==> flow/design.v <==
`timescale 1ns/1ps
module top(
	input clk,
	input rst,
	input valid,
	input dir,
	input signed [31:0] n,
	output [31:0] zeroCount,
	output signed [31:0] xOut
);
	reg signed [31:0] xReg;
	wire signed [31:0] xNext;
	always @(posedge clk or posedge rst)begin
		if(rst) xReg<=32'sd50;
		else if(valid) xReg<=xNext;
	end
	assign xOut=xReg;
	wire signed[31:0] signedN;
	assign signedN=dir? n: -n;
	wire signed [31:0] addOut;
	wire signed [31:0] modOut;
	wire signed [31:0] normOut;
	wire zeroHit;
	adder uAdd(.a(xReg), .b(signedN), .sum(addOut));
	modulo uMod(.in(addOut), .out(modOut));
	normalize uNorm(.in(modOut), .out(normOut));
	comparator uCmp(.in(normOut), .zero(zeroHit));
	assign xNext=normOut;
	counter uCnt(
		.clk(clk),
		.rst(rst),
		.inc(valid&zeroHit),
		.count(zeroCount)
	);
endmodule
module adder(
	input signed [31:0] a,
	input signed [31:0] b,
	output signed [31:0] sum
);
	assign sum=a+b;
endmodule
module modulo(
	input signed [31:0] in,
	output signed [31:0] out
);
	assign out=in%100;
endmodule
module normalize(
	input signed [31:0] in,
	output signed [31:0] out
);
	assign out=(in<0)? (in+100): in;
endmodule
module comparator(
	input signed [31:0] in,
	output zero
);
	assign zero = (in==0);
endmodule
module counter(
	input clk,
	input rst,
	input inc,
	output reg [31:0] count
);
	always @(posedge clk or posedge rst)begin
		if(rst) count<=32'd0;
		else if(inc) count<=count+1;
	end
endmodule
# Step by step through the tools: top
# Tool output for the design above, in the order of the flow.
# Lines are those of the file above, counted from 1.
# Library cell names are shortened.
# The mark n/a stands for no value.
# setup
design	top
clk_port	clk
library	sky130hd
lib_corner	tt_025C_1v80

# Word level
# Source: Yosys, flattened and elaborated, memories not mapped. Widths are those after wreduce; folded enables and synchronous resets count as part of the registers. Registers that Yosys merges into a memory's read port (data or address) are not register bits. Print and check cells do not count. Equal cells are merged and count once.
# bits
regBits	64
input_bits	36
out_inout_bits	64
wordCells	12
# op_classes
addsub	4
div	1
n_cmp	1
n_mux	2
bitwise	1
reduce_logical	1
# ops
cell	n
32-bit by 8-bit modulo with 32-bit output (second input constant)	1
32-bit two-way mux	2
32-bit by 1-bit adder with 32-bit output (second input constant)	1
32-bit by 1-bit less-than comparator with 1-bit output (second input constant)	1
32-bit adder	1
32-bit by 8-bit adder with 32-bit output (second input constant)	1
32-bit negation	1
32-bit zero test	1
1-bit bitwise AND	1

# Depth
# Yosys ltp: most cells in a row. Word level: on the elaborated netlist, between registers, memories and ports. Mapped: between sequential cells and ports; inverters and the memories' decode and read muxes count.
# logic_depth
depth_word	8
abc_area	0
ltp_mapped	93
mapped_depth_nobuf	82

# Synthesis result
# The flow's flattened synthesis, as Yosys stat reports it; memories are mapped. The netlist is that of the ABC_AREA named above (0 if unset); the other value can give another one.
# synth_totals
cell_count	1730
area_um2	13635.6
sequential_area_um2	1605.3
flip_flops	64
n_buf	67
# by_type
cell_type	n	area_total_um2
dfrtp_1	61	1.53E+03
a2111oi_4	33	908.371
xor2_1	88	770.739
nor2_1	203	761.981
xnor2_1	68	595.571
a21oi_1	113	565.542
nand2_1	131	491.722
ha_1	39	487.968
o21ai_0	69	345.331
nand3_1	58	290.278
nor3_1	54	270.259
nand4_1	40	250.24
a21o_1	30	225.216
mux2_2	20	225.216
a31oi_1	34	212.704
and3_1	33	206.448
o211ai_1	27	202.694
and2_1	29	181.424
# Not listed: further types 123, cells in them 600.
# The figures by module come from a second, unflattened synthesis with its own total; it is not the netlist above.
# unflattened
cells_unflattened	1786
area_unflattened_um2	13875.8
# Each row is one instance without its submodules.
# by_module
module	instances	cells	mod_area_um2	seq_area_um2
modulo	1	1105	7614.8	0.0
adder	1	275	2045.7	0.0
top	1	184	1974.4	804.5
counter	1	126	1510.2	800.8
normalize	1	85	658.1	0.0
comparator	1	11	72.6	0.0

# Worst setup path after synthesis
# OpenSTA on the mapped netlist: ideal clock, no wires. The path of least setup slack (recovery checks aside). Input and output delay are each 20% of the period. Register names are those of the netlist, which keeps one name where synthesis merged equal registers.
# synth_timing
kind	input to register
startpoint	in n[12]
endpoint	reg uCnt.count[10]
period_ns	34.0
in_delay_ns	6.800
setup_ns	0.135
launch_ns	6.800
arrival_ns	27.303
required_ns	33.865
slack_ns	6.562
path_delay_ns	20.638
stages	83
path_buffers	5
synth_period_reached_ns	27.438
# "path_delay_ns" = arrival - input delay + setup time.
# "stages": output pins that drive a net of the path, with the launching flip-flop's if there is one; two outputs of one cell count as two.
# "synth_period_reached_ns" is the clock period less the worst setup slack; recovery checks do not enter. This is arithmetic on one report: input and output delays are still those of the set period (20% each).
# The rows between start and end are the longest chain of elaborated cells between them; the timing report does not say that the signal goes this way. Where chains are equally long, one stands for them.
# A line is the first line of the expression or statement that the cell stems from. Yosys adds cells for indexed reads and writes and turns some case tables into memories.
# synth_between
path_cell_list	or4_1 > or4_1 > nor2b_1 > nor3b_1 > a21o_1 > o21ai_0 > xor2_1 > ha_1 > clkbuf_1 > a21o_1 > a2111oi_0 > a21oi_1 > a21oi_1 > xor2_1 > nand4b_1 > a2111oi_4 > a221oi_4 > maj3_2 > (+47 left out) > maj3_1 > xnor2_1 > a21o_1 > or4_1 > and4_1 > buf_4 > o211ai_2 > nand2_1 > o221a_2 > o21a_1 > or2_1 > ha_1 > a21oi_1 > mux2_2 > o21ai_4 > buf_6 > a2111oi_4 > xor2_1
elab_chain_len	8
cone_cells	9
lines_between	6
classes_between	3 x add/sub; 1 x div; 1 x compare; 2 x mux; 1 x logic; 1 x reduce/logical
# synth_rtl
item	line	source
start, declared	7	input signed [31:0] n,
32-bit negation	19	assign signedN=dir? n: -n;
32-bit two-way mux	19
32-bit adder	41	assign sum=a+b;
32-bit by 8-bit modulo with 32-bit output	47	assign out=in%100;
32-bit by 8-bit adder with 32-bit output	53	assign out=(in<0)? (in+100): in;
32-bit two-way mux	53
32-bit zero test	59	assign zero = (in==0);
1-bit bitwise AND	32	.inc(valid&zeroHit),
end, assigned	68	if(rst) count<=32'd0;
end, assigned	69	else if(inc) count<=count+1;
end, declared	65	output reg [31:0] count

# Timing after layout
# Path of least setup slack in the final report of stored run 1 (OpenROAD, finished layout, wires in). Where an end is a register, its clock arrival counts in the times.
# layout_timing
kind	input to register
startpoint	in n[12]
endpoint	reg uCnt.count[1]
period_ns	21.3
in_delay_ns	4.26
setup_ns	0.11
launch_ns	4.26
arrival_ns	25.30
required_ns	21.54
slack_ns	-3.76
stages	89
path_buffers	15
# The rows between start and end are the longest chain of elaborated cells between them; the timing report does not say that the signal goes this way. Where chains are equally long, one stands for them.
# layout_between
path_cell_list	dlygate4sd2_1 > or4_4 > or4_4 > nor2b_4 > nor3b_4 > a21oi_2 > xor2_1 > ha_1 > buf_6 > nand4_1 > nor3_2 > a22o_1 > nor2_1 > o21ai_2 > mux2_4 > or3_4 > a2111oi_4 > a221oi_4 > (+53 left out) > nor3_4 > a211o_1 > o221a_4 > a211oi_4 > o21ai_4 > xnor2_2 > nand4_2 > o21ai_1 > or4b_4 > a222oi_1 > buf_4 > nor4b_4 > buf_4 > a311oi_4 > buf_12 > a211oi_4 > buf_6 > mux2_4
elab_chain_len	8
cone_cells	9
lines_between	6
classes_between	3 x add/sub; 1 x div; 1 x compare; 2 x mux; 1 x logic; 1 x reduce/logical
# layout_rtl
item	line	source
start, declared	7	input signed [31:0] n,
32-bit negation	19	assign signedN=dir? n: -n;
32-bit two-way mux	19
32-bit adder	41	assign sum=a+b;
32-bit by 8-bit modulo with 32-bit output	47	assign out=in%100;
32-bit by 8-bit adder with 32-bit output	53	assign out=(in<0)? (in+100): in;
32-bit two-way mux	53
32-bit zero test	59	assign zero = (in==0);
1-bit bitwise AND	32	.inc(valid&zeroHit),
end, assigned	68	if(rst) count<=32'd0;
end, assigned	69	else if(inc) count<=count+1;
end, declared	65	output reg [31:0] count

# Stored flow runs of top (6 of them; Yosys, OpenROAD, sky130hd). They differ in their settings and are not a sequence. Constraints: input delay and output delay 20% of the set period each, output load 0.01 pF.
# "timing.achieved_period_ns" = clock period - worst setup slack. The figure is calculated, with input and output delays left at 20% of the set period.
# "timing.worst_path_ns" means the part of the period allowed to the worst setup path (the constraints hold back 20% at inputs and 20% at outputs) less its slack; where the path has registers, the arrival times of their clocks count too.
# Settings: n/a = not set for that run.
# Results: n/a = not shown.
stored run	ABC_AREA	CELL_PAD_IN_SITES_GLOBAL_PLACEMENT	CORE_ASPECT_RATIO	CORE_MARGIN	CORE_UTILIZATION	CTS_CLUSTER_DIAMETER	GPL_ROUTABILITY_DRIVEN	MAX_ROUTING_LAYER	PLACE_DENSITY_LB_ADDON	TNS_END_PERCENT	period_ns	CAP_MARGIN	SLEW_MARGIN	GPL_TIMING_DRIVEN	MIN_ROUTING_LAYER	CELL_PAD_IN_SITES_DETAIL_PLACEMENT	CTS_CLUSTER_SIZE	HOLD_SLACK_MARGIN	SETUP_SLACK_MARGIN	design_die_area_um2	ys_area_um2	setup_worst_slack_ns	final_util_pct	timing.worst_path_ns	worst_setup_path_type	timing.achieved_period_ns	post_route_stdcell_area_um2	tns_ns
stored run 1	0	2	0.54	6	15	184	1	met5	0.12	55	21.3	20	20	n/a	n/a	n/a	n/a	n/a	n/a	98631.2	13635.6	-3.757	28.6	20.80	input to register	25.057	25441.9	-218.437
stored run 2	n/a	n/a	n/a	2	34	n/a	n/a	n/a	n/a	n/a	32.6	20	20	n/a	n/a	n/a	n/a	n/a	n/a	41722.1	13635.6	1.769	39.2	24.31	input to register	30.831	15558.7	0.000
stored run 3	n/a	n/a	0.94	2	40	43	n/a	met4	n/a	65	34.0	25	35	0	met2	n/a	n/a	n/a	n/a	35582.6	13635.6	1.590	46.3	25.61	input to register	32.410	15561.2	0.000
stored run 4	n/a	n/a	n/a	2	40	n/a	n/a	n/a	n/a	n/a	24.0	20	20	n/a	n/a	n/a	n/a	n/a	n/a	35581.3	13635.6	-1.199	67.3	20.40	input to register	25.199	22575.4	-54.622
stored run 5	n/a	n/a	0.94	2	40	43	n/a	met4	n/a	70	34.0	25	20	0	n/a	n/a	n/a	n/a	n/a	35582.6	13635.6	2.363	46.1	24.84	input to register	31.637	15476.1	0.000
stored run 6	0	n/a	1.53	2	48	n/a	n/a	met4	n/a	n/a	31.5	15	40	1	met2	2	39	0.29	2.38	n/a	n/a	n/a	n/a	n/a	n/a	n/a	n/a	n/a
# Stored run 6: stopped before the end: placement reported DPL-0033
